==> flow/design.v <==
module rom
(
     clk_i
    ,rst_i
    ,pc_i
    ,w_rom_data_i
    ,w_rom_addr_i
    ,en_w_rom_i
    ,inst_o
);
    input clk_i;
    input rst_i;
    input [15:0] pc_i;
    input [31:0] w_rom_data_i;
    input [15:0] w_rom_addr_i;
    input en_w_rom_i; 
    output reg [31:0] inst_o;
reg [31:0] ROM[31:0];
integer row;
always @(posedge clk_i) begin
    if (rst_i == 1'b1) begin
        inst_o <= 32'b00010001010000000000000000000000;
        for(row = 0; row <= 31; row = row + 1)
            ROM[row] <= 32'b00010001010000000000000000000000;
    end
    else if (en_w_rom_i == 1'b1) begin
        inst_o <= 32'b00010001000000000000000000000000;
        ROM[w_rom_addr_i[4:0]] <= w_rom_data_i;
    end
    else begin
        inst_o <= ROM[pc_i[4:0]];
    end
end
endmodule
module ram
(
     clk_i
    ,rst_i
    ,en_w_ram_i
    ,w_ram_data_i
    ,w_ram_addr_i
    ,r_ram_addr_i
    ,r_ram_data_o
);
    input clk_i;
    input rst_i;
    input en_w_ram_i;
    input [7:0] w_ram_data_i;
    input [15:0] w_ram_addr_i;
    input [15:0] r_ram_addr_i;
    output reg [7:0] r_ram_data_o;
reg [7:0] RAM[31:0];
integer row;
always @(posedge clk_i) begin
    if (rst_i == 1'b1) begin
        r_ram_data_o <= 0;
        for(row = 0; row <= 31; row = row + 1)
            RAM[row] <= 0;
    end
    else if (en_w_ram_i == 1'b1) begin
        r_ram_data_o <= 0;
        RAM[w_ram_addr_i[4:0]] <= w_ram_data_i;
    end
    else begin
        r_ram_data_o <= RAM[r_ram_addr_i[4:0]];
    end
end
endmodule
module register
(
     clk_i
    ,rst_i
    ,en_w_reg_i
    ,w_reg_data_1_i
    ,w_reg_data_2_i
    ,w_reg_addr_1_i
    ,w_reg_addr_2_i
    ,r_reg_addr_1_i
    ,r_reg_addr_2_i
    ,r_reg_addr_3_i
    ,r_reg_addr_4_i
    ,r_reg_data_1_o
    ,r_reg_data_2_o
    ,r_reg_data_3_o
    ,r_reg_data_4_o
    ,reg_watcher_o
);
    input clk_i;
    input rst_i;
    input en_w_reg_i;
    input [7:0] w_reg_data_1_i;
    input [7:0] w_reg_data_2_i;
    input [4:0] w_reg_addr_1_i;
    input [4:0] w_reg_addr_2_i;
    input [4:0] r_reg_addr_1_i;
    input [4:0] r_reg_addr_2_i;
    input [4:0] r_reg_addr_3_i;
    input [4:0] r_reg_addr_4_i;
    output reg [7:0] r_reg_data_1_o;
    output reg [7:0] r_reg_data_2_o;
    output reg [7:0] r_reg_data_3_o;
    output reg [7:0] r_reg_data_4_o;
    output wire [7:0] reg_watcher_o;
reg [7:0] REG[31:0];  
integer row;
always @(posedge clk_i) begin
    if (rst_i == 1'b1) begin
        r_reg_data_1_o <= 0;
        r_reg_data_2_o <= 0;
        r_reg_data_3_o <= 0;
        r_reg_data_4_o <= 0;
        for(row = 0; row <= 31; row = row + 1)
            REG[row] <= 0;
    end
    else if (en_w_reg_i == 1'b1) begin
        r_reg_data_1_o <= 0;
        r_reg_data_2_o <= 0;
        r_reg_data_3_o <= 0;
        r_reg_data_4_o <= 0;
        REG[w_reg_addr_1_i] <= w_reg_data_1_i;
        REG[w_reg_addr_2_i] <= w_reg_data_2_i;
    end
    else begin
        r_reg_data_1_o <= REG[r_reg_addr_1_i];
        r_reg_data_2_o <= REG[r_reg_addr_2_i];
        r_reg_data_3_o <= REG[r_reg_addr_3_i];
        r_reg_data_4_o <= REG[r_reg_addr_4_i];
    end
end
assign reg_watcher_o = REG[5'd22];
endmodule
module inst_mode
(
     clk_i
    ,rst_i
    ,mode_sel_i
    ,imm_inst_i
    ,rom_inst_i
    ,inst_o
);
    input clk_i;
    input rst_i;
    input mode_sel_i;
    input [31:0] imm_inst_i;
    input [31:0] rom_inst_i;
    output [31:0] inst_o;
reg [1:0] bubble_counter;
always @(posedge clk_i) begin
    if (rst_i == 1'b1) begin
        bubble_counter <= 0;
    end
    else if(mode_sel_i == 1'b1) begin
        if (bubble_counter == 3) begin
            bubble_counter <= 0;
        end
        else begin
            bubble_counter <= bubble_counter + 1;
        end
    end
    else begin
        bubble_counter <= 0;
    end
end
assign inst_o = (bubble_counter == 0)?((mode_sel_i)?rom_inst_i:imm_inst_i):32'b00010001000000000000000000000000;
endmodule
module decode
(
     inst_i
    ,alu_o
    ,pc_o
    ,reg_o
    ,imm_o
    ,mem_o
    ,reg_addr_1_o
    ,reg_addr_2_o
    ,reg_addr_3_o
    ,reg_addr_4_o
    ,ram_addr_o
    ,imm_data_1_o
    ,imm_data_2_o
    ,npu_ram_addr_o
    ,npu_w_reg_addr_o
);
    input [31:0] inst_i;
    output [7:0] alu_o;
    output [1:0] pc_o;
    output [1:0] reg_o;
    output imm_o;
    output mem_o;
    output [4:0] reg_addr_1_o;
    output [4:0] reg_addr_2_o;
    output [4:0] reg_addr_3_o;
    output [4:0] reg_addr_4_o;
    output [15:0] ram_addr_o;
    output [7:0] imm_data_1_o;
    output [7:0] imm_data_2_o;
    output [7:0] npu_ram_addr_o;
    output [4:0] npu_w_reg_addr_o;
function [4:0] reg_addr_1;
    input [31:0] inst_i;
    case(inst_i[19])
        1'b1: begin
            case(inst_i[31:24])
                8'b00000001: reg_addr_1 = inst_i[9:5];
                8'b00000010: reg_addr_1 = inst_i[9:5];
                8'b00000101: reg_addr_1 = inst_i[9:5];
                8'b00000110: reg_addr_1 = inst_i[9:5];
                8'b00000111: reg_addr_1 = inst_i[9:5];
                8'b00001000: reg_addr_1 = inst_i[9:5];
                8'b00001001: reg_addr_1 = inst_i[9:5];
                8'b00001010: reg_addr_1 = inst_i[9:5];
                default: reg_addr_1 = 8'b00000000;
            endcase
        end
        1'b0: begin
            case(inst_i[31:24])
                8'b00000001: reg_addr_1 = inst_i[17:13];
                8'b00000010: reg_addr_1 = inst_i[17:13];
                8'b00000011: reg_addr_1 = inst_i[17:13];
                8'b00000100: reg_addr_1 = inst_i[17:13];
                8'b00000101: reg_addr_1 = inst_i[17:13];
                8'b00000110: reg_addr_1 = inst_i[17:13];
                8'b00000111: reg_addr_1 = inst_i[17:13];
                8'b00001000: reg_addr_1 = inst_i[17:13];
                8'b00001001: reg_addr_1 = inst_i[17:13];
                8'b00001010: reg_addr_1 = inst_i[17:13];            
                8'b00001011: reg_addr_1 = inst_i[17:13];
                8'b00001101: reg_addr_1 = inst_i[17:13];
                8'b00001110: reg_addr_1 = inst_i[17:13];
                8'b00001111: reg_addr_1 = inst_i[17:13];
                8'b00010000: reg_addr_1 = inst_i[17:13];
                8'b00010001: reg_addr_1 = 8'b00000000;
                8'b00010010:  reg_addr_1 = 5'd27;
                default: reg_addr_1 = 8'b00000000;
            endcase
        end
        default: reg_addr_1 = 8'b00000000;
    endcase
endfunction
function [4:0] reg_addr_2;
    input [31:0] inst_i;
    case(inst_i[19])
        1'b1: begin
            case(inst_i[31:24])
                8'b00000001: reg_addr_2 = inst_i[4:0];
                8'b00000010: reg_addr_2 = inst_i[4:0];
                8'b00000101: reg_addr_2 = inst_i[4:0];
                8'b00000110: reg_addr_2 = inst_i[4:0];
                8'b00001000: reg_addr_2 = inst_i[4:0];
                8'b00001001: reg_addr_2 = inst_i[4:0];
                default: reg_addr_2 = 8'b00000000;
            endcase
        end
        1'b0: begin
            case(inst_i[31:24])
                8'b00000001: reg_addr_2 = inst_i[12:8];
                8'b00000010: reg_addr_2 = inst_i[12:8];
                8'b00000011: reg_addr_2 = inst_i[12:8];
                8'b00000100: reg_addr_2 = inst_i[12:8];
                8'b00000101: reg_addr_2 = inst_i[12:8];
                8'b00000110: reg_addr_2 = inst_i[12:8];
                8'b00000111: reg_addr_2 = inst_i[12:8];
                8'b00001000: reg_addr_2 = inst_i[12:8];
                8'b00001001: reg_addr_2 = inst_i[12:8];
                8'b00001010: reg_addr_2 = inst_i[12:8];            
                8'b00001011: reg_addr_2 = inst_i[12:8];
                8'b00001101: reg_addr_2 = inst_i[12:8];
                8'b00001110: reg_addr_2 = inst_i[12:8];
                8'b00001111: reg_addr_2 = inst_i[12:8];
                8'b00010000: reg_addr_2 = inst_i[12:8];
                8'b00010001: reg_addr_2 = 8'b00000000;
                default: reg_addr_2 = 8'b00000000;
            endcase
        end
        default: reg_addr_2 = 8'b00000000;
    endcase
endfunction
function [4:0] reg_addr_3;
    input [31:0] inst_i;
    case(inst_i[19])
        1'b1: begin
            case(inst_i[31:24])
                default: reg_addr_3 = 8'b00000000;
            endcase
        end
        1'b0: begin
            case(inst_i[31:24])
                8'b00000001: reg_addr_3 = inst_i[7:3];
                8'b00000010: reg_addr_3 = inst_i[7:3];
                8'b00000011: reg_addr_3 = inst_i[7:3];
                8'b00000100: reg_addr_3 = 5'd24;
                8'b00000101: reg_addr_3 = inst_i[7:3];
                8'b00000110: reg_addr_3 = inst_i[7:3];
                8'b00001000: reg_addr_3 = inst_i[7:3];
                8'b00001001: reg_addr_3 = inst_i[7:3];           
                8'b00001011: reg_addr_3 = inst_i[7:3];
                8'b00001110: reg_addr_3 = 5'd30;
                8'b00001111: reg_addr_3 = 5'd30;
                8'b00010000: reg_addr_3 = inst_i[7:3];
                8'b00010001: reg_addr_3 = 8'b00000000;
                default: reg_addr_3 = 8'b00000000;
            endcase
        end
        default: reg_addr_3 = 8'b00000000;
    endcase
endfunction
function [4:0] reg_addr_4;
    input [31:0] inst_i;
    case(inst_i[19])
        1'b1: begin
            case(inst_i[31:24])
                default: reg_addr_4 = 8'b00000000;
            endcase
        end
        1'b0: begin
            case(inst_i[31:24])
                8'b00000100: reg_addr_4 = 5'd23;
                8'b00001110: reg_addr_4 = 5'd29;
                8'b00001111: reg_addr_4 = 5'd29;
                8'b00010001: reg_addr_4 = 8'b00000000;
                default: reg_addr_4 = 8'b00000000;
            endcase
        end
        default: reg_addr_4 = 8'b00000000;
    endcase
endfunction
function [7:0] imm_data_1;
    input [31:0]inst_i;
    case(inst_i[19])
        1'b1: begin
            case(inst_i[31:24])
                8'b00000001: imm_data_1 = inst_i[17:10];
                8'b00000010: imm_data_1 = inst_i[17:10];
                8'b00000101: imm_data_1 = inst_i[17:10];
                8'b00000110: imm_data_1 = inst_i[17:10];
                8'b00000111: imm_data_1 = inst_i[17:10];
                8'b00001000: imm_data_1 = inst_i[17:10];
                8'b00001001: imm_data_1 = inst_i[17:10];
                8'b00001010: imm_data_1 = inst_i[17:10];
                8'b00001100: imm_data_1 = inst_i[17:10];
                default: imm_data_1 = 8'b00000000;
            endcase
        end
        1'b0: begin
            case(inst_i[31:24])
                default: imm_data_1 = 8'b00000000;
            endcase
        end
        default: imm_data_1 = 8'b00000000;
    endcase
endfunction
function [7:0] imm_data_2;
    input [31:0]inst_i;
    case(inst_i[19])
        1'b1: begin
            case(inst_i[31:24])
                8'b00001100: imm_data_2 = inst_i[9:2];
                default: imm_data_2 = 8'b00000000;
            endcase
        end
        1'b0: begin
            case(inst_i[31:24])
                default: imm_data_2 = 8'b00000000;
            endcase
        end
        default: imm_data_2 = 8'b00000000;
    endcase
endfunction
assign alu_o = inst_i[31:24];
assign pc_o = inst_i[23:22];
assign reg_o = inst_i[21:20];
assign imm_o = inst_i[19];
assign mem_o = inst_i[18];
assign reg_addr_1_o = reg_addr_1(inst_i);
assign reg_addr_2_o = reg_addr_2(inst_i);
assign reg_addr_3_o = reg_addr_3(inst_i);
assign reg_addr_4_o = reg_addr_4(inst_i);
assign ram_addr_o = (alu_o == 8'b00001100)?inst_i[17:2]:8'b00000000;
assign imm_data_1_o = imm_data_1(inst_i);
assign imm_data_2_o = imm_data_2(inst_i);
assign npu_ram_addr_o = inst_i[17:10];
assign npu_w_reg_addr_o = inst_i[9:5];
endmodule
module inst_buffer
(
     clk_i
    ,rst_i
    ,alu_i
    ,pc_i
    ,reg_i
    ,imm_i
    ,mem_i
    ,reg_addr_1_i
    ,reg_addr_2_i
    ,reg_addr_3_i
    ,reg_addr_4_i
    ,ram_addr_i
    ,imm_data_1_i
    ,imm_data_2_i
    ,npu_ram_addr_i
    ,npu_w_reg_addr_i
    ,alu_o
    ,pc_o
    ,reg_o
    ,imm_o
    ,mem_o
    ,reg_addr_1_o
    ,reg_addr_2_o
    ,reg_addr_3_o
    ,reg_addr_4_o
    ,ram_addr_o
    ,imm_data_1_o
    ,imm_data_2_o
    ,npu_ram_addr_o
    ,npu_w_reg_addr_o
);
    input clk_i;
    input rst_i;
    input [7:0] alu_i;
    input [1:0] pc_i;
    input [1:0] reg_i;
    input imm_i;
    input mem_i;
    input [4:0] reg_addr_1_i;
    input [4:0] reg_addr_2_i;
    input [4:0] reg_addr_3_i;
    input [4:0] reg_addr_4_i;
    input [15:0] ram_addr_i;
    input [7:0] imm_data_1_i;
    input [7:0] imm_data_2_i;
    input [7:0] npu_ram_addr_i;
    input [4:0] npu_w_reg_addr_i;
    output reg [7:0] alu_o;
    output reg [1:0] pc_o;
    output reg [1:0] reg_o;
    output reg imm_o;
    output reg mem_o;
    output reg [4:0] reg_addr_1_o;
    output reg [4:0] reg_addr_2_o;
    output reg [4:0] reg_addr_3_o;
    output reg [4:0] reg_addr_4_o;
    output reg [15:0] ram_addr_o;
    output reg [7:0] imm_data_1_o;
    output reg [7:0] imm_data_2_o;
    output reg [7:0] npu_ram_addr_o;
    output reg [4:0] npu_w_reg_addr_o;
always @(posedge clk_i) begin
    if (rst_i == 1'b1) begin
        alu_o <= 0;
        pc_o <= 0;
        reg_o <= 0;
        imm_o <= 0;
        mem_o <= 0;
        reg_addr_1_o <= 0;
        reg_addr_2_o <= 0;
        reg_addr_3_o <= 0;
        reg_addr_4_o <= 0;
        ram_addr_o <= 0;
        npu_ram_addr_o <= 0;
        npu_w_reg_addr_o <= 0;
    end
    else begin
        alu_o <= alu_i;
        pc_o <= pc_i;
        reg_o <= reg_i;
        imm_o <= imm_i;
        mem_o <= mem_i;
        reg_addr_1_o <= reg_addr_1_i;
        reg_addr_2_o <= reg_addr_2_i;
        reg_addr_3_o <= reg_addr_3_i;
        reg_addr_4_o <= reg_addr_4_i;
        ram_addr_o <= ram_addr_i;
        imm_data_1_o <= imm_data_1_i;
        imm_data_2_o <= imm_data_2_i;
        npu_ram_addr_o <= npu_ram_addr_i;
        npu_w_reg_addr_o <= npu_w_reg_addr_i;
    end
end
endmodule
module alu
(
     clk_i
    ,rst_i
    ,mode_sel_i
    ,alu_i
    ,pc_i
    ,reg_i
    ,imm_i
    ,mem_i
    ,reg_addr_1_i
    ,reg_addr_2_i
    ,reg_addr_3_i
    ,reg_addr_4_i
    ,ram_addr_i
    ,imm_data_1_i
    ,imm_data_2_i
    ,r_ram_data_i
    ,r_reg_data_1_i
    ,r_reg_data_2_i
    ,r_reg_data_3_i
    ,r_reg_data_4_i
    ,r_pc_data_i
    ,en_w_reg_o
    ,en_w_ram_o
    ,w_ram_data_o
    ,w_ram_addr_o
    ,w_reg_data_1_o
    ,w_reg_data_2_o
    ,w_reg_addr_1_o
    ,w_reg_addr_2_o
    ,w_pc_data_o
);
    input clk_i;
    input rst_i;
    input mode_sel_i;
    input [7:0] alu_i;
    input [1:0] pc_i;
    input [1:0] reg_i;
    input imm_i;
    input mem_i;
    input [4:0] reg_addr_1_i;
    input [4:0] reg_addr_2_i;
    input [4:0] reg_addr_3_i;
    input [4:0] reg_addr_4_i;
    input [15:0] ram_addr_i;
    input [7:0] imm_data_1_i;
    input [7:0] imm_data_2_i;
    input [7:0] r_ram_data_i;
    input [7:0] r_reg_data_1_i;
    input [7:0] r_reg_data_2_i;
    input [7:0] r_reg_data_3_i;
    input [7:0] r_reg_data_4_i;
    input [15:0] r_pc_data_i;
    output reg en_w_reg_o;
    output reg en_w_ram_o;
    output reg [7:0] w_ram_data_o;
    output reg [15:0] w_ram_addr_o;
    output reg [7:0] w_reg_data_1_o;
    output reg [7:0] w_reg_data_2_o;
    output reg [4:0] w_reg_addr_1_o;
    output reg [4:0] w_reg_addr_2_o;
    output reg [15:0] w_pc_data_o;
wire [15:0] mul_imm_rslt;
wire [15:0] mul_reg_rslt;
wire [15:0] div_rslt;
assign mul_imm_rslt = r_reg_data_1_i * imm_data_1_i;
assign mul_reg_rslt = r_reg_data_1_i * r_reg_data_2_i;
assign div_rslt = ({r_reg_data_1_i, r_reg_data_2_i} == 16'd0) ? 16'hFFFF :
                  {r_reg_data_3_i, r_reg_data_4_i}/{r_reg_data_1_i, r_reg_data_2_i};
always @(posedge clk_i) begin
    if (rst_i == 1'b1) begin
        en_w_reg_o <= 0;
        en_w_ram_o <= 0;
        w_ram_data_o <= 0;
        w_ram_addr_o <= 0;
        w_reg_data_1_o <= 0;
        w_reg_data_2_o <= 0;
        w_reg_addr_1_o <= 0;
        w_reg_addr_2_o <= 0;
        w_pc_data_o <= 0;
    end
    else begin
        case(alu_i)
            8'b00000001: begin
                if (imm_i == 1'b1) begin
                    if (imm_data_1_i[7] == 1 && r_reg_data_1_i[7] == 1) begin
                        w_reg_addr_1_o <= reg_addr_2_i;
                        w_reg_addr_2_o <= 5'd26;
                        w_reg_data_1_o <= imm_data_1_i + r_reg_data_1_i;
                        w_reg_data_2_o <= 8'b11111111;
                    end
                    else begin
                        w_reg_addr_1_o <= reg_addr_2_i;
                        w_reg_addr_2_o <= 5'd26;
                        w_reg_data_1_o <= imm_data_1_i + r_reg_data_1_i;
                        w_reg_data_2_o <= 8'b00000000;
                    end
                end
                else begin
                    if (r_reg_data_2_i[7] == 1 && r_reg_data_1_i[7] == 1) begin
                        w_reg_addr_1_o <= reg_addr_3_i;
                        w_reg_addr_2_o <= 5'd26;
                        w_reg_data_1_o <= r_reg_data_2_i + r_reg_data_1_i;
                        w_reg_data_2_o <= 8'b11111111;
                    end
                    else begin
                        w_reg_addr_1_o <= reg_addr_3_i;
                        w_reg_addr_2_o <= 5'd26;
                        w_reg_data_1_o <= r_reg_data_2_i + r_reg_data_1_i;
                        w_reg_data_2_o <= 8'b00000000;
                    end
                end
                en_w_reg_o <= 1;
                en_w_ram_o <= 0;
                w_ram_data_o <= 0;
                w_ram_addr_o <= 0;
                if (mode_sel_i == 1'b0) begin
                    w_pc_data_o <= r_pc_data_i;
                end
                else begin
                    if (r_pc_data_i >= 31) begin
                        w_pc_data_o <= 0;
                    end
                    else begin
                        w_pc_data_o <= r_pc_data_i + 1;
                    end
                end
            end
            8'b00000010: begin
                if (imm_i == 1'b1) begin
                    w_reg_addr_1_o <= reg_addr_2_i;
                    w_reg_addr_2_o <= 5'd25;
                    w_reg_data_1_o <= r_reg_data_1_i - imm_data_1_i;
                    if (imm_data_1_i <= r_reg_data_1_i) begin
                        w_reg_data_2_o <= 8'b00000000;
                    end
                    else begin
                        w_reg_data_2_o <= 8'b11111111;
                    end
                end
                else begin
                    w_reg_addr_1_o <= reg_addr_3_i;
                    w_reg_addr_2_o <= 5'd25;
                    w_reg_data_1_o <= r_reg_data_1_i - r_reg_data_2_i;
                    if (r_reg_data_2_i <= r_reg_data_1_i) begin
                        w_reg_data_2_o <= 8'b00000000;
                    end
                    else begin
                        w_reg_data_2_o <= 8'b11111111;
                    end
                end
                en_w_reg_o <= 1;
                en_w_ram_o <= 0;
                w_ram_data_o <= 0;
                w_ram_addr_o <= 0;
                if (mode_sel_i == 1'b0) begin
                    w_pc_data_o <= r_pc_data_i;
                end
                else begin
                    if (r_pc_data_i >= 31) begin
                        w_pc_data_o <= 0;
                    end
                    else begin
                        w_pc_data_o <= r_pc_data_i + 1;
                    end
                end
            end
            8'b00000011: begin
                if (imm_i == 1'b1) begin
                    w_reg_addr_1_o <= 5'd24;
                    w_reg_addr_2_o <= 5'd23;
                    w_reg_data_1_o <= mul_imm_rslt[15:8];
                    w_reg_data_2_o <= mul_imm_rslt[7:0];
                end
                else begin
                    w_reg_addr_1_o <= 5'd24;
                    w_reg_addr_2_o <= 5'd23;
                    w_reg_data_1_o <= mul_reg_rslt[15:8];
                    w_reg_data_2_o <= mul_reg_rslt[7:0];
                end
                en_w_reg_o <= 1;
                en_w_ram_o <= 0;
                w_ram_data_o <= 0;
                w_ram_addr_o <= 0;
                if (mode_sel_i == 1'b0) begin
                    w_pc_data_o <= r_pc_data_i;
                end
                else begin
                    if (r_pc_data_i >= 31) begin
                        w_pc_data_o <= 0;
                    end
                    else begin
                        w_pc_data_o <= r_pc_data_i + 1;
                    end
                end
            end
            8'b00000100: begin
                if (imm_i == 1'b1) begin
                    en_w_reg_o <= 0;
                    en_w_ram_o <= 0;
                    w_ram_data_o <= 0;
                    w_ram_addr_o <= 0;
                    w_reg_data_1_o <= 0;
                    w_reg_data_2_o <= 0;
                    w_reg_addr_1_o <= 0;
                    w_reg_addr_2_o <= 0;
                end
                else begin
                    w_reg_addr_1_o <= 5'd24;
                    w_reg_addr_2_o <= 5'd23;
                    w_reg_data_1_o <= div_rslt[15:8];
                    w_reg_data_2_o <= div_rslt[7:0];
                end
                en_w_reg_o <= 1;
                en_w_ram_o <= 0;
                w_ram_data_o <= 0;
                w_ram_addr_o <= 0;
                if (mode_sel_i == 1'b0) begin
                    w_pc_data_o <= r_pc_data_i;
                end
                else begin
                    if (r_pc_data_i >= 31) begin
                        w_pc_data_o <= 0;
                    end
                    else begin
                        w_pc_data_o <= r_pc_data_i + 1;
                    end
                end
            end
            8'b00000101: begin
                if (imm_i == 1'b1) begin
                    w_reg_addr_1_o <= reg_addr_2_i;
                    w_reg_data_1_o <= imm_data_1_i & r_reg_data_1_i;
                end
                else begin
                    w_reg_addr_1_o <= reg_addr_3_i;
                    w_reg_data_1_o <= r_reg_data_2_i & r_reg_data_1_i;
                end
                w_reg_addr_2_o <= 5'd0;
                w_reg_data_2_o <= 8'b00000000;
                en_w_reg_o <= 1;
                en_w_ram_o <= 0;
                w_ram_data_o <= 0;
                w_ram_addr_o <= 0;
                if (mode_sel_i == 1'b0) begin
                    w_pc_data_o <= r_pc_data_i;
                end
                else begin
                    if (r_pc_data_i >= 31) begin
                        w_pc_data_o <= 0;
                    end
                    else begin
                        w_pc_data_o <= r_pc_data_i + 1;
                    end
                end
            end
            8'b00000110: begin
                if (imm_i == 1'b1) begin
                    w_reg_addr_1_o <= reg_addr_2_i;
                    w_reg_data_1_o <= imm_data_1_i | r_reg_data_1_i;
                end
                else begin
                    w_reg_addr_1_o <= reg_addr_3_i;
                    w_reg_data_1_o <= r_reg_data_2_i | r_reg_data_1_i;
                end
                w_reg_addr_2_o <= 5'd0;
                w_reg_data_2_o <= 8'b00000000;
                en_w_reg_o <= 1;
                en_w_ram_o <= 0;
                w_ram_data_o <= 0;
                w_ram_addr_o <= 0;
                if (mode_sel_i == 1'b0) begin
                    w_pc_data_o <= r_pc_data_i;
                end
                else begin
                    if (r_pc_data_i >= 31) begin
                        w_pc_data_o <= 0;
                    end
                    else begin
                        w_pc_data_o <= r_pc_data_i + 1;
                    end
                end
            end
            8'b00000111: begin
                if (imm_i == 1'b1) begin
                    w_reg_addr_1_o <= reg_addr_1_i;
                    w_reg_data_1_o <= ~ imm_data_1_i;
                end
                else begin
                    w_reg_addr_1_o <= reg_addr_2_i;
                    w_reg_data_1_o <= ~ r_reg_data_1_i;
                end
                w_reg_addr_2_o <= 5'd0;
                w_reg_data_2_o <= 8'b00000000;
                en_w_reg_o <= 1;
                en_w_ram_o <= 0;
                w_ram_data_o <= 0;
                w_ram_addr_o <= 0;
                if (mode_sel_i == 1'b0) begin
                    w_pc_data_o <= r_pc_data_i;
                end
                else begin
                    if (r_pc_data_i >= 31) begin
                        w_pc_data_o <= 0;
                    end
                    else begin
                        w_pc_data_o <= r_pc_data_i + 1;
                    end
                end
            end
            8'b00001000: begin
                if (imm_i == 1'b1) begin
                    w_reg_addr_1_o <= reg_addr_2_i;
                    w_reg_data_1_o <= r_reg_data_1_i >> imm_data_1_i;
                end
                else begin
                    w_reg_addr_1_o <= reg_addr_3_i;
                    w_reg_data_1_o <= r_reg_data_1_i >> r_reg_data_2_i;
                end
                w_reg_addr_2_o <= 5'd0;
                w_reg_data_2_o <= 8'b00000000;
                en_w_reg_o <= 1;
                en_w_ram_o <= 0;
                w_ram_data_o <= 0;
                w_ram_addr_o <= 0;
                if (mode_sel_i == 1'b0) begin
                    w_pc_data_o <= r_pc_data_i;
                end
                else begin
                    if (r_pc_data_i >= 31) begin
                        w_pc_data_o <= 0;
                    end
                    else begin
                        w_pc_data_o <= r_pc_data_i + 1;
                    end
                end
            end
            8'b00001001: begin
                if (imm_i == 1'b1) begin
                    w_reg_addr_1_o <= reg_addr_2_i;
                    w_reg_data_1_o <= r_reg_data_1_i << imm_data_1_i;
                end
                else begin
                    w_reg_addr_1_o <= reg_addr_3_i;
                    w_reg_data_1_o <= r_reg_data_1_i << r_reg_data_2_i;
                end
                w_reg_addr_2_o <= 5'd0;
                w_reg_data_2_o <= 8'b00000000;
                en_w_reg_o <= 1;
                en_w_ram_o <= 0;
                w_ram_data_o <= 0;
                w_ram_addr_o <= 0;
                if (mode_sel_i == 1'b0) begin
                    w_pc_data_o <= r_pc_data_i;
                end
                else begin
                    if (r_pc_data_i >= 31) begin
                        w_pc_data_o <= 0;
                    end
                    else begin
                        w_pc_data_o <= r_pc_data_i + 1;
                    end
                end
            end
            8'b00001010: begin
                if (imm_i == 1'b1) begin
                    w_reg_addr_1_o <= reg_addr_1_i;
                    w_reg_data_1_o <= imm_data_1_i;
                end
                else begin
                    w_reg_addr_1_o <= reg_addr_2_i;
                    w_reg_data_1_o <= r_reg_data_1_i;
                end
                w_reg_addr_2_o <= 5'd0;
                w_reg_data_2_o <= 8'b00000000;
                en_w_reg_o <= 1;
                en_w_ram_o <= 0;
                w_ram_data_o <= 0;
                w_ram_addr_o <= 0;
                if (mode_sel_i == 1'b0) begin
                    w_pc_data_o <= r_pc_data_i;
                end
                else begin
                    if (r_pc_data_i >= 31) begin
                        w_pc_data_o <= 0;
                    end
                    else begin
                        w_pc_data_o <= r_pc_data_i + 1;
                    end
                end
            end
            8'b00001011: begin
                if (imm_i == 1'b1) begin
                    en_w_reg_o <= 0;
                    en_w_ram_o <= 0;
                    w_ram_data_o <= 0;
                    w_ram_addr_o <= 0;
                    w_reg_data_1_o <= 0;
                    w_reg_data_2_o <= 0;
                    w_reg_addr_1_o <= 0;
                    w_reg_addr_2_o <= 0;
                end
                else begin
                    w_reg_addr_1_o <= 5'd0;
                    w_reg_data_1_o <= 8'b00000000;
                    w_reg_addr_2_o <= 5'd0;
                    w_reg_data_2_o <= 8'b00000000;
                    en_w_reg_o <= 0;
                    en_w_ram_o <= 1;
                    w_ram_data_o <= r_reg_data_1_i;
                    w_ram_addr_o <= {r_reg_data_2_i,r_reg_data_3_i};
                end
                if (mode_sel_i == 1'b0) begin
                    w_pc_data_o <= r_pc_data_i;
                end
                else begin
                    if (r_pc_data_i >= 31) begin
                        w_pc_data_o <= 0;
                    end
                    else begin
                        w_pc_data_o <= r_pc_data_i + 1;
                    end
                end
            end
            8'b00001100: begin
                if (imm_i == 1'b1) begin
                    en_w_reg_o <= 1;
                    en_w_ram_o <= 0;
                    w_ram_data_o <= 0;
                    w_ram_addr_o <= 0;
                    w_reg_data_1_o <= r_ram_data_i;
                    w_reg_data_2_o <= 5'd0;
                    w_reg_addr_1_o <= 5'd28;
                    w_reg_addr_2_o <= 8'b00000000;
                end
                else begin
                    en_w_reg_o <= 0;
                    en_w_ram_o <= 0;
                    w_ram_data_o <= 0;
                    w_ram_addr_o <= 0;
                    w_reg_data_1_o <= 0;
                    w_reg_data_2_o <= 0;
                    w_reg_addr_1_o <= 0;
                    w_reg_addr_2_o <= 0;
                end
                if (mode_sel_i == 1'b0) begin
                    w_pc_data_o <= r_pc_data_i;
                end
                else begin
                    if (r_pc_data_i >= 31) begin
                        w_pc_data_o <= 0;
                    end
                    else begin
                        w_pc_data_o <= r_pc_data_i + 1;
                    end
                end
            end
            8'b00001101: begin
                if (imm_i == 1'b1) begin
                    en_w_reg_o <= 0;
                    en_w_ram_o <= 0;
                    w_ram_data_o <= 0;
                    w_ram_addr_o <= 0;
                    w_reg_data_1_o <= 0;
                    w_reg_data_2_o <= 0;
                    w_reg_addr_1_o <= 0;
                    w_reg_addr_2_o <= 0;
                    w_pc_data_o <= r_pc_data_i + 1;
                end
                else begin
                    w_pc_data_o <= {r_reg_data_1_i,r_reg_data_2_i};
                end
            end
            8'b00001110: begin
                if (imm_i == 1'b1) begin
                    en_w_reg_o <= 0;
                    en_w_ram_o <= 0;
                    w_ram_data_o <= 0;
                    w_ram_addr_o <= 0;
                    w_reg_data_1_o <= 0;
                    w_reg_data_2_o <= 0;
                    w_reg_addr_1_o <= 0;
                    w_reg_addr_2_o <= 0;
                    w_pc_data_o <= r_pc_data_i + 1;
                end
                else begin
                    if (r_reg_data_1_i == r_reg_data_2_i) begin
                        w_pc_data_o <= {r_reg_data_3_i,r_reg_data_4_i};
                    end
                    else begin
                        w_pc_data_o <= r_pc_data_i + 1;
                    end
                end
            end
            8'b00001111: begin
                if (imm_i == 1'b1) begin
                    en_w_reg_o <= 0;
                    en_w_ram_o <= 0;
                    w_ram_data_o <= 0;
                    w_ram_addr_o <= 0;
                    w_reg_data_1_o <= 0;
                    w_reg_data_2_o <= 0;
                    w_reg_addr_1_o <= 0;
                    w_reg_addr_2_o <= 0;
                    w_pc_data_o <= r_pc_data_i + 1;
                end
                else begin
                    if (r_reg_data_1_i != r_reg_data_2_i) begin
                        w_pc_data_o <= {r_reg_data_3_i,r_reg_data_4_i};
                    end
                    else begin
                        w_pc_data_o <= r_pc_data_i + 1;
                    end
                end
            end
            8'b00010000: begin
                if (imm_i == 1'b1) begin
                    en_w_reg_o <= 0;
                    w_reg_data_1_o <= 0;
                    w_reg_data_2_o <= 0;
                    w_reg_addr_1_o <= 0;
                    w_reg_addr_2_o <= 0;
                end
                else begin
                    en_w_reg_o <= 1;
                    w_reg_data_1_o <= (r_reg_data_1_i > r_reg_data_2_i)?r_reg_data_1_i:r_reg_data_2_i;
                    w_reg_data_2_o <= (r_reg_data_1_i > r_reg_data_2_i)?8'b11111111:8'b00000000;
                    w_reg_addr_1_o <= r_reg_data_3_i;
                    w_reg_addr_2_o <= 5'd31;
                end
                en_w_ram_o <= 0;
                w_ram_data_o <= 0;
                w_ram_addr_o <= 0;
                if (mode_sel_i == 1'b0) begin
                    w_pc_data_o <= r_pc_data_i;
                end
                else begin
                    if (r_pc_data_i >= 31) begin
                        w_pc_data_o <= 0;
                    end
                    else begin
                        w_pc_data_o <= r_pc_data_i + 1;
                    end
                end
            end
            8'b00010001: begin
                en_w_ram_o <= 0;
                en_w_reg_o <= 0;
                w_ram_data_o <= 0;
                w_ram_addr_o <= 0;
                w_reg_data_1_o <= 0;
                w_reg_data_2_o <= 0;
                w_reg_addr_1_o <= 0;
                w_reg_addr_2_o <= 0;
                if (pc_i == 2'b00 || pc_i == 2'b11 || mode_sel_i == 1'b0) begin
                    w_pc_data_o <= r_pc_data_i;
                end
                else begin
                    if (r_pc_data_i >= 31) begin
                        w_pc_data_o <= 0;
                    end
                    else begin
                        w_pc_data_o <= r_pc_data_i + 1;
                    end
                end
            end
            8'b00010010: begin  
                if (imm_i == 1'b1) begin
                    en_w_reg_o <= 0;
                    en_w_ram_o <= 0;
                    w_ram_data_o <= 0;
                    w_ram_addr_o <= 0;
                    w_reg_data_1_o <= 0;
                    w_reg_data_2_o <= 0;
                    w_reg_addr_1_o <= 0;
                    w_reg_addr_2_o <= 0;
                    if (mode_sel_i == 1'b0) begin
                        w_pc_data_o <= r_pc_data_i;
                    end
                    else begin
                        if (r_pc_data_i >= 31) begin
                            w_pc_data_o <= 0;
                        end
                        else begin
                            w_pc_data_o <= r_pc_data_i + 1;
                        end
                    end
                end
                else begin
                    en_w_reg_o <= 0;
                    en_w_ram_o <= 0;
                    w_ram_data_o <= 0;
                    w_ram_addr_o <= 0;
                    w_reg_data_1_o <= 0;
                    w_reg_data_2_o <= 0;
                    w_reg_addr_1_o <= 0;
                    w_reg_addr_2_o <= 0;
                    if (mode_sel_i == 1'b0) begin
                        w_pc_data_o <= r_pc_data_i;
                    end
                    else begin
                        if (r_pc_data_i >= 31) begin
                            w_pc_data_o <= 0;
                        end
                        else begin
                            w_pc_data_o <= r_pc_data_i + 1;
                        end
                    end
                end
            end
            default: begin
                en_w_ram_o <= 0;
                en_w_reg_o <= 0;
                w_ram_data_o <= 0;
                w_ram_addr_o <= 0;
                w_reg_data_1_o <= 0;
                w_reg_data_2_o <= 0;
                w_reg_addr_1_o <= 0;
                w_reg_addr_2_o <= 0;
                if (mode_sel_i == 1'b0) begin
                    w_pc_data_o <= r_pc_data_i;
                end
                else begin
                    if (r_pc_data_i >= 31) begin
                        w_pc_data_o <= 0;
                    end
                    else begin
                        w_pc_data_o <= r_pc_data_i + 1;
                    end
                end
            end
        endcase
    end
end
endmodule
module isc_cpu_top
(
     clk_i
    ,rst_i
    ,rst_rom_i
    ,mode_sel_i
    ,en_w_rom_i
    ,w_rom_addr_i
    ,w_rom_data_i
    ,instruction_i
    ,reg_watcher_o
    ,pc_o
    ,wb_en_o
    ,wb_addr_1_o
    ,wb_data_1_o
    ,wb_addr_2_o
    ,wb_data_2_o
);
    input clk_i;
    input rst_i;
    input rst_rom_i;
    input mode_sel_i;
    input en_w_rom_i;
    input [15:0] w_rom_addr_i;
    input [31:0] w_rom_data_i;
    input [31:0] instruction_i;
    output [7:0] reg_watcher_o;
    output [15:0] pc_o;
    output wb_en_o;
    output [4:0] wb_addr_1_o;
    output [7:0] wb_data_1_o;
    output [4:0] wb_addr_2_o;
    output [7:0] wb_data_2_o;
wire [15:0] pc_s30;
wire [1:0] pc_sgin_s12;
wire [1:0] pc_sgin_s23;
wire [31:0] rom_inst_s12;
wire [31:0] inst_s12;
wire [7:0] alu_s12;
wire [1:0] reg_s12;
wire imm_s12;
wire mem_s12;
wire [4:0] r_reg_addr_1_s12;
wire [4:0] r_reg_addr_2_s12;
wire [4:0] r_reg_addr_3_s12;
wire [4:0] r_reg_addr_4_s12;
wire [15:0] r_ram_addr_s12;
wire [7:0] imm_data_1_s12;
wire [7:0] imm_data_2_s12;
wire [7:0] npu_ram_addr_s12;
wire [4:0] npu_w_reg_addr_s12;
wire [7:0] alu_s23;
wire [1:0] reg_s23;
wire imm_s23;
wire mem_s23;
wire [4:0] r_reg_addr_1_s23;
wire [4:0] r_reg_addr_2_s23;
wire [4:0] r_reg_addr_3_s23;
wire [4:0] r_reg_addr_4_s23;
wire [15:0] r_ram_addr_s23;
wire [7:0] imm_data_1_s23;
wire [7:0] imm_data_2_s23;
wire [7:0] npu_ram_addr_s23;
wire [4:0] npu_w_reg_addr_s23;
wire [7:0] r_reg_data_1;
wire [7:0] r_reg_data_2;
wire [7:0] r_reg_data_3;
wire [7:0] r_reg_data_4;
wire [7:0] r_ram_data;
wire en_w_reg;
wire en_w_ram;
wire [7:0] w_ram_data;
wire [15:0] w_ram_addr;
wire [7:0] w_reg_data_1;
wire [7:0] w_reg_data_2;
wire [4:0] w_reg_addr_1;
wire [4:0] w_reg_addr_2;
rom rom(
     .clk_i(clk_i)
    ,.rst_i(rst_rom_i)
    ,.pc_i(pc_s30)
    ,.w_rom_data_i(w_rom_data_i)
    ,.w_rom_addr_i(w_rom_addr_i)
    ,.en_w_rom_i(en_w_rom_i)
    ,.inst_o(rom_inst_s12)
);
inst_mode inst_mode(
     .clk_i(clk_i)
    ,.rst_i(rst_i)
    ,.mode_sel_i(mode_sel_i)
    ,.imm_inst_i(instruction_i)
    ,.rom_inst_i(rom_inst_s12)
    ,.inst_o(inst_s12)
);
decode decode(
     .inst_i(inst_s12)
    ,.alu_o(alu_s12)
    ,.pc_o(pc_sgin_s12)
    ,.reg_o(reg_s12)
    ,.imm_o(imm_s12)
    ,.mem_o(mem_s12)
    ,.reg_addr_1_o(r_reg_addr_1_s12)
    ,.reg_addr_2_o(r_reg_addr_2_s12)
    ,.reg_addr_3_o(r_reg_addr_3_s12)
    ,.reg_addr_4_o(r_reg_addr_4_s12)
    ,.ram_addr_o(r_ram_addr_s12)
    ,.imm_data_1_o(imm_data_1_s12)
    ,.imm_data_2_o(imm_data_2_s12)
    ,.npu_ram_addr_o(npu_ram_addr_s12)
    ,.npu_w_reg_addr_o(npu_w_reg_addr_s12)
);
ram ram(
     .clk_i(clk_i)
    ,.rst_i(rst_i)
    ,.en_w_ram_i(en_w_ram)
    ,.w_ram_data_i(w_ram_data)
    ,.w_ram_addr_i(w_ram_addr)
    ,.r_ram_addr_i(r_ram_addr_s12)
    ,.r_ram_data_o(r_ram_data)
);
register register(
     .clk_i(clk_i)
    ,.rst_i(rst_i)
    ,.en_w_reg_i(en_w_reg)
    ,.w_reg_data_1_i(w_reg_data_1)
    ,.w_reg_data_2_i(w_reg_data_2)
    ,.w_reg_addr_1_i(w_reg_addr_1)
    ,.w_reg_addr_2_i(w_reg_addr_2)
    ,.r_reg_addr_1_i(r_reg_addr_1_s12)
    ,.r_reg_addr_2_i(r_reg_addr_2_s12)
    ,.r_reg_addr_3_i(r_reg_addr_3_s12)
    ,.r_reg_addr_4_i(r_reg_addr_4_s12)
    ,.r_reg_data_1_o(r_reg_data_1)
    ,.r_reg_data_2_o(r_reg_data_2)
    ,.r_reg_data_3_o(r_reg_data_3)
    ,.r_reg_data_4_o(r_reg_data_4)
    ,.reg_watcher_o(reg_watcher_o)
);
inst_buffer inst_buffer(
     .clk_i(clk_i)
    ,.rst_i(rst_i)
    ,.alu_i(alu_s12)
    ,.pc_i(pc_sgin_s12)
    ,.reg_i(reg_s12)
    ,.imm_i(imm_s12)
    ,.mem_i(mem_s12)
    ,.reg_addr_1_i(r_reg_addr_1_s12)
    ,.reg_addr_2_i(r_reg_addr_2_s12)
    ,.reg_addr_3_i(r_reg_addr_3_s12)
    ,.reg_addr_4_i(r_reg_addr_4_s12)
    ,.ram_addr_i(r_ram_addr_s12)
    ,.imm_data_1_i(imm_data_1_s12)
    ,.imm_data_2_i(imm_data_2_s12)
    ,.npu_ram_addr_i(npu_ram_addr_s12)
    ,.npu_w_reg_addr_i(npu_w_reg_addr_s12)
    ,.alu_o(alu_s23)
    ,.pc_o(pc_sgin_s23)
    ,.reg_o(reg_s23)
    ,.imm_o(imm_s23)
    ,.mem_o(mem_s23)
    ,.reg_addr_1_o(r_reg_addr_1_s23)
    ,.reg_addr_2_o(r_reg_addr_2_s23)
    ,.reg_addr_3_o(r_reg_addr_3_s23)
    ,.reg_addr_4_o(r_reg_addr_4_s23)
    ,.ram_addr_o(r_ram_addr_s23)
    ,.imm_data_1_o(imm_data_1_s23)
    ,.imm_data_2_o(imm_data_2_s23)
    ,.npu_ram_addr_o(npu_ram_addr_s23)
    ,.npu_w_reg_addr_o(npu_w_reg_addr_s23)
);
alu alu(
     .clk_i(clk_i)
    ,.rst_i(rst_i)
    ,.mode_sel_i(mode_sel_i)
    ,.alu_i(alu_s23)
    ,.pc_i(pc_sgin_s23)
    ,.reg_i(reg_s23)
    ,.imm_i(imm_s23)
    ,.mem_i(mem_s23)
    ,.reg_addr_1_i(r_reg_addr_1_s23)
    ,.reg_addr_2_i(r_reg_addr_2_s23)
    ,.reg_addr_3_i(r_reg_addr_3_s23)
    ,.reg_addr_4_i(r_reg_addr_4_s23)
    ,.ram_addr_i(r_ram_addr_s23)
    ,.imm_data_1_i(imm_data_1_s23)
    ,.imm_data_2_i(imm_data_2_s23)
    ,.r_ram_data_i(r_ram_data)
    ,.r_reg_data_1_i(r_reg_data_1)
    ,.r_reg_data_2_i(r_reg_data_2)
    ,.r_reg_data_3_i(r_reg_data_3)
    ,.r_reg_data_4_i(r_reg_data_4)
    ,.r_pc_data_i(pc_s30)
    ,.en_w_reg_o(en_w_reg)
    ,.en_w_ram_o(en_w_ram)
    ,.w_ram_data_o(w_ram_data)
    ,.w_ram_addr_o(w_ram_addr)
    ,.w_reg_data_1_o(w_reg_data_1)
    ,.w_reg_data_2_o(w_reg_data_2)
    ,.w_reg_addr_1_o(w_reg_addr_1)
    ,.w_reg_addr_2_o(w_reg_addr_2)
    ,.w_pc_data_o(pc_s30)
);
assign pc_o = pc_s30;
assign wb_en_o = en_w_reg;
assign wb_addr_1_o = w_reg_addr_1;
assign wb_data_1_o = w_reg_data_1;
assign wb_addr_2_o = w_reg_addr_2;
assign wb_data_2_o = w_reg_data_2;
endmodule
Step by step through the tools: isc_cpu_top. The steps from the RTL of isc_cpu_top to its reports follow in flow order. Line numbers count from 1 in the design file above. Operators carry their Yosys type and port widths (W data, S select, Z words). The mark - stands for no value.

Top: isc_cpu_top. Clock input: clk_i. Cell library: sky130hd. Timing corner: tt_025C_1v80.

After elaboration. Source: Yosys, flattened and elaborated, memories not mapped. Widths are those after wreduce. Print and check cells do not count. Yosys's memory passes give these memory sizes; they may raise the number of words (mostly to a power of two), join words into wider ones and drop unused or constant bits.

The entry for register bits after elaboration reads 125. Under memory bits (writable) stands 1536. The entry for memories kept reads 3. Under bits of input ports stands 85. Word-level cells: 210.

The figure for add/subtract/negate cells is 6. The entry for multipliers reads 2. The figure for divide/modulo/power cells is 1. For order comparisons the number is 4. For equal/unequal tests the number is 40. Shifts and indexed selects: 4. Under muxes and demuxes stands 98. For bitwise logic cells the number is 9. For reduce/logical cells the number is 24.

Memory list: rom.ROM (words 32, width 32, RTL line 18) `reg [31:0] ROM[31:0];`; ram.RAM (words 32, width 8, RTL line 52) `reg [7:0] RAM[31:0];`; register.REG (words 32, width 8, RTL line 104) `reg [7:0] REG[31:0];`.

Operators by type and width (number): $div A16 B16 Y16 (1); $mul A8 B8 Y16 (2); $mux W8 (32); $mux W16 (9); $eq A8 B4 Y1 const B (16); $mux W32 (4); $mux W5 (24); $pmux W8 S13 (1); $pmux W5 S2 (7); $eq A8 B3 Y1 const B (8); $pmux W16 S4 (1); $pmux W8 S6 (1); $pmux W5 S7 (1); $eq A8 B2 Y1 const B (4); $eq A8 B5 Y1 const B (4); $pmux W8 S2 (2); $pmux W5 S6 (1); $mux W23 (1); $reduce_or A9 Y1 (2); $add A16 B1 Y16 const B (1); $ge A16 B5 Y1 const B (1); $logic_not A16 Y1 (1); $eq A8 B1 Y1 const B (2); $add A8 B8 Y8 (2); $sub A8 B8 Y8 (2); $le A8 B8 Y1 (2); $and A8 B8 Y8 (2); $or A8 B8 Y8 (2).

Not listed: further kinds 26, cells in them 52.

Logic depth. Longest topological path by Yosys (ltp), each cell counted once; first at word level (registers and memories cut), then after technology mapping (sequential cells cut; the memories' decode and read muxes count).

Word-level depth: 7. The entry for ABC_AREA reads 1. Under depth in mapped cells stands 211. Under mapped depth without buffers stands 206.

Synthesis result. Yosys stat after the flow's synthesis: flattened, memories mapped to cells. It holds for the ABC_AREA given above (unset counts as 0); a run with the other value may have another netlist. Totals and module areas in this step are rounded.

Cell types: sky130_fd_sc_hd__edfxtp_1 (number 1448, area in all 4.35E+04 µm²); sky130_fd_sc_hd__nor2_1 (number 2033, area in all 7.63E+03 µm²); sky130_fd_sc_hd__nand2_1 (number 1431, area in all 5.37E+03 µm²); sky130_fd_sc_hd__o21ai_0 (number 895, area in all 4.48E+03 µm²); sky130_fd_sc_hd__ha_1 (number 260, area in all 3253.12 µm²); sky130_fd_sc_hd__dfxtp_1 (number 159, area in all 3.18E+03 µm²); sky130_fd_sc_hd__inv_1 (number 781, area in all 2.93E+03 µm²); sky130_fd_sc_hd__o22ai_1 (number 426, area in all 2.67E+03 µm²); sky130_fd_sc_hd__clkbuf_1 (number 638, area in all 2.39E+03 µm²); sky130_fd_sc_hd__nand3_1 (number 476, area in all 2.38E+03 µm²); sky130_fd_sc_hd__o211ai_1 (number 275, area in all 2064.48 µm²); sky130_fd_sc_hd__a21oi_1 (number 345, area in all 1.73E+03 µm²); sky130_fd_sc_hd__o221ai_1 (number 191, area in all 1.67E+03 µm²); sky130_fd_sc_hd__fa_1 (number 75, area in all 1501.44 µm²); sky130_fd_sc_hd__a31oi_1 (number 100, area in all 625.6 µm²); sky130_fd_sc_hd__nor3_1 (number 115, area in all 575.552 µm²); sky130_fd_sc_hd__xor2_1 (number 46, area in all 402.886 µm²); sky130_fd_sc_hd__a211oi_1 (number 43, area in all 322.81 µm²).

Other cell types: 51; their cells: 483.

The entry for cells in the netlist reads 10220. The figure for cell area after synthesis is 90000 µm². The entry for sequential area reads 46700 µm². For mapped flip-flops the number is 1607. For buffer cells the number is 740.

Worst setup path after synthesis. Source: OpenSTA report_checks on the synthesized netlist (no wires, ideal clock, input and output delay 20% of the period each), path of least setup slack; recovery checks are left aside. Register names are those of the netlist, which keeps one name where synthesis merged equal registers.

Path type: register to register. Start point: reg register.r_reg_data_2_o[0]. End point: reg alu.w_reg_data_2_o[0]. The entry for clock period reads 40.0 ns. Under launch time at the first pin stands 0.000 ns. For data arrival time the number is 23.378 ns. The figure for setup slack is 16.512 ns. Delay of the path: 23.488 ns. Stages: 200. Under path buffers stands 8. Under synthesis period reached stands 23.488 ns.

"delay of the path" = arrival - input delay + setup time. "stages": output pins that drive a net of the path, with the launching flip-flop's if there is one; two outputs of one cell count as two. "synthesis period reached" is the clock period less the worst setup slack; recovery checks do not enter. This is arithmetic on one report: input and output delays are still those of the set period (20% each). The rows between start and end are the longest chain of elaborated cells between them; the timing report does not say that the signal goes this way. Where chains are equally long, one stands for them. A line is the first line of the expression or statement that the cell stems from. Yosys adds cells for indexed reads and writes and turns some case tables into memories. A register here has more assigning lines than the two given.

Cells stage by stage: sky130_fd_sc_hd__dfxtp_1 > sky130_fd_sc_hd__clkbuf_1 > sky130_fd_sc_hd__inv_1 > sky130_fd_sc_hd__ha_1 > sky130_fd_sc_hd__inv_1 > sky130_fd_sc_hd__nor2_1 > sky130_fd_sc_hd__nand2_1 > sky130_fd_sc_hd__nor2_1 > sky130_fd_sc_hd__o21ai_0 > sky130_fd_sc_hd__nand3_1 > sky130_fd_sc_hd__nand2_1 > sky130_fd_sc_hd__inv_1 > sky130_fd_sc_hd__ha_1 > sky130_fd_sc_hd__nand2_1 > sky130_fd_sc_hd__inv_1 > sky130_fd_sc_hd__o2111ai_1 > sky130_fd_sc_hd__nand2_1 > sky130_fd_sc_hd__nand2_1 > [... 164 more ...] > sky130_fd_sc_hd__clkbuf_1 > sky130_fd_sc_hd__nand2_1 > sky130_fd_sc_hd__o21ai_0 > sky130_fd_sc_hd__ha_1 > sky130_fd_sc_hd__a21boi_0 > sky130_fd_sc_hd__o21a_1 > sky130_fd_sc_hd__o21a_1 > sky130_fd_sc_hd__o21a_1 > sky130_fd_sc_hd__o21a_1 > sky130_fd_sc_hd__o21a_1 > sky130_fd_sc_hd__o21ai_0 > sky130_fd_sc_hd__nand2_1 > sky130_fd_sc_hd__nand2_1 > sky130_fd_sc_hd__a21oi_1 > sky130_fd_sc_hd__o31ai_1 > sky130_fd_sc_hd__o2111ai_1 > sky130_fd_sc_hd__nand2_1 > sky130_fd_sc_hd__inv_1. Under cells in the longest elaborated chain stands 4. The figure for elaborated cells between the ends (all ways) is 13.

Ends and longest elaborated chain, post-synthesis: from (decl) (RTL line 100) `output reg [7:0] r_reg_data_2_o;`; $div A16 B16 Y16 (RTL line 549) `{r_reg_data_3_i, r_reg_data_4_i}/{r_reg_data_1_i, r_reg_data_2_i};`; $mux W16 (RTL line 548) `assign div_rslt = ({r_reg_data_1_i, r_reg_data_2_i} == 16'd0) ? 16'hFFFF :`; $mux W8 (RTL line 678) `if (imm_i == 1'b1) begin`; $pmux W8 S6 (RTL line 563) `case(alu_i)`; to (assign) (RTL line 653) `w_reg_data_2_o <= mul_imm_rslt[7:0];`; to (assign) (RTL line 659) `w_reg_data_2_o <= mul_reg_rslt[7:0];`; to (decl) (RTL line 539) `output reg [7:0] w_reg_data_2_o;`.

Worst path after layout. From the final timing report of stored run 1: the path of least setup slack in the routed layout; clock arrival at registers is part of the times.

Path type: register to register. Start point: reg register.r_reg_data_1_o[7]. End point: reg alu.w_reg_data_2_o[0]. The entry for clock period reads 30.9 ns. Under launch time at the first pin stands 0.80 ns. For data arrival time the number is 30.18 ns. The figure for setup slack is 1.41 ns. Stages: 186. Under path buffers stands 2.

The rows between start and end are the longest chain of elaborated cells between them; the timing report does not say that the signal goes this way. Where chains are equally long, one stands for them. A register here has more assigning lines than the two given.

Cells stage by stage: sky130_fd_sc_hd__dfxtp_1 > sky130_fd_sc_hd__buf_4 > sky130_fd_sc_hd__inv_1 > sky130_fd_sc_hd__nand2_1 > sky130_fd_sc_hd__nor2_1 > sky130_fd_sc_hd__nand2_1 > sky130_fd_sc_hd__nor2_1 > sky130_fd_sc_hd__nand2_1 > sky130_fd_sc_hd__nand2_1 > sky130_fd_sc_hd__nand2_1 > sky130_fd_sc_hd__nand2_1 > sky130_fd_sc_hd__inv_1 > sky130_fd_sc_hd__ha_1 > sky130_fd_sc_hd__nand2_1 > sky130_fd_sc_hd__inv_1 > sky130_fd_sc_hd__o2111ai_1 > sky130_fd_sc_hd__nand2_1 > sky130_fd_sc_hd__nand2_1 > [... 150 more ...] > sky130_fd_sc_hd__nand3_1 > sky130_fd_sc_hd__inv_1 > sky130_fd_sc_hd__buf_4 > sky130_fd_sc_hd__o21ai_0 > sky130_fd_sc_hd__ha_1 > sky130_fd_sc_hd__o21a_1 > sky130_fd_sc_hd__o21a_1 > sky130_fd_sc_hd__o21a_1 > sky130_fd_sc_hd__o21a_1 > sky130_fd_sc_hd__o21a_1 > sky130_fd_sc_hd__o21ai_0 > sky130_fd_sc_hd__nand2_1 > sky130_fd_sc_hd__nand2_1 > sky130_fd_sc_hd__a21oi_1 > sky130_fd_sc_hd__o31ai_1 > sky130_fd_sc_hd__o2111ai_1 > sky130_fd_sc_hd__nand2_1 > sky130_fd_sc_hd__inv_1. Under cells in the longest elaborated chain stands 4. The figure for elaborated cells between the ends (all ways) is 18.

Ends and longest elaborated chain, post-layout: from (decl) (RTL line 99) `output reg [7:0] r_reg_data_1_o;`; $div A16 B16 Y16 (RTL line 549) `{r_reg_data_3_i, r_reg_data_4_i}/{r_reg_data_1_i, r_reg_data_2_i};`; $mux W16 (RTL line 548) `assign div_rslt = ({r_reg_data_1_i, r_reg_data_2_i} == 16'd0) ? 16'hFFFF :`; $mux W8 (RTL line 678) `if (imm_i == 1'b1) begin`; $pmux W8 S6 (RTL line 563) `case(alu_i)`; to (assign) (RTL line 653) `w_reg_data_2_o <= mul_imm_rslt[7:0];`; to (assign) (RTL line 659) `w_reg_data_2_o <= mul_reg_rslt[7:0];`; to (decl) (RTL line 539) `output reg [7:0] w_reg_data_2_o;`.

--- measured runs ---
Module isc_cpu_top, platform sky130hd: 2 stored runs of the flow (Yosys, OpenROAD) with differing settings, in no particular order. Input and output delays are each 20% of the period that was set; the output load is 0.01 pF. "reached clock period" = clock period - worst setup slack. The figure is calculated, with input and output delays left at 20% of the set period. "critical path time" is the time allowed to the run's worst setup path (the clock period less input and output delay, where it has them) less its slack. Clock arrival times count: a late capture clock shortens it, a late launch clock lengthens it. Values from the reports are rounded here.

Files of stored run 1:
==> flow/run.sh <==
#!/bin/bash
# the make line also repeats the synthesis and layout settings of config.mk as NAME=value (left out here)
make -C /OpenROAD-flow-scripts/flow DESIGN_CONFIG=/design/flow/config.mk WORK_HOME=/design/flow/orfs CLKGATE_MAP_FILE= finish
==> flow/config.mk <==
export PLATFORM = sky130hd
export DESIGN_NAME = isc_cpu_top
export DESIGN_NICKNAME = isc_cpu_top
export VERILOG_FILES = /design/flow/design.v
export SDC_FILE = /design/flow/constraint.sdc
export NUM_CORES = 4
export LEC_CHECK = 0
export ABC_AREA = 1
export CAP_MARGIN = 30
export CORE_MARGIN = 8
export CORE_UTILIZATION = 40
export CTS_CLUSTER_DIAMETER = 59
export CTS_CLUSTER_SIZE = 58
export MIN_ROUTING_LAYER = met1
export PLACE_DENSITY = 0.6
export SETUP_SLACK_MARGIN = -2.0
export SLEW_MARGIN = 35
==> flow/constraint.sdc <==
create_clock -name core_clock -period 30.9 [get_ports {clk_i}]
set_input_delay 6.1800 -clock core_clock [delete_from_list [all_inputs] [get_ports {clk_i}]]
set_output_delay 6.1800 -clock core_clock [all_outputs]
set_load 0.01 [all_outputs]

Results of stored run 1. For the area of the standard cells in the finished layout the run shows 98800 µm². The reached clock period reads 29.487 ns. The measured critical path time is 29.49 ns. Kind of the worst setup path: register to register. The worst slack on setup checks reads 1.41 ns. The utilization after layout stands at 44.1 %. The total negative setup slack is 0.000 ns. The overall die area stands at 241000 µm². The chip area in the Yosys report reads 90000 µm². For the worst-case hold slack the run shows 0.460 ns.

Files of stored run 2:
==> flow/run.sh <==
#!/bin/bash
# the make line also repeats the synthesis and layout settings of config.mk as NAME=value (left out here)
make -C /OpenROAD-flow-scripts/flow DESIGN_CONFIG=/design/flow/config.mk WORK_HOME=/design/flow/orfs CLKGATE_MAP_FILE= finish
==> flow/config.mk <==
export PLATFORM = sky130hd
export DESIGN_NAME = isc_cpu_top
export DESIGN_NICKNAME = isc_cpu_top
export VERILOG_FILES = /design/flow/design.v
export SDC_FILE = /design/flow/constraint.sdc
export NUM_CORES = 4
export LEC_CHECK = 0
export ABC_AREA = 1
export CAP_MARGIN = 10
export CELL_PAD_IN_SITES_DETAIL_PLACEMENT = 2
export CORE_MARGIN = 7
export CORE_UTILIZATION = 60
export CTS_CLUSTER_DIAMETER = 70
export CTS_CLUSTER_SIZE = 94
export GPL_ROUTABILITY_DRIVEN = 1
export GPL_TIMING_DRIVEN = 1
export MIN_ROUTING_LAYER = met2
export PLACE_DENSITY_LB_ADDON = 0.23
export SLEW_MARGIN = 20
==> flow/constraint.sdc <==
create_clock -name core_clock -period 46.2 [get_ports {clk_i}]
set_input_delay 9.2400 -clock core_clock [delete_from_list [all_inputs] [get_ports {clk_i}]]
set_output_delay 9.2400 -clock core_clock [all_outputs]
set_load 0.01 [all_outputs]

Outcome of stored run 2: unfinished; tool error in placement.
--- end ---
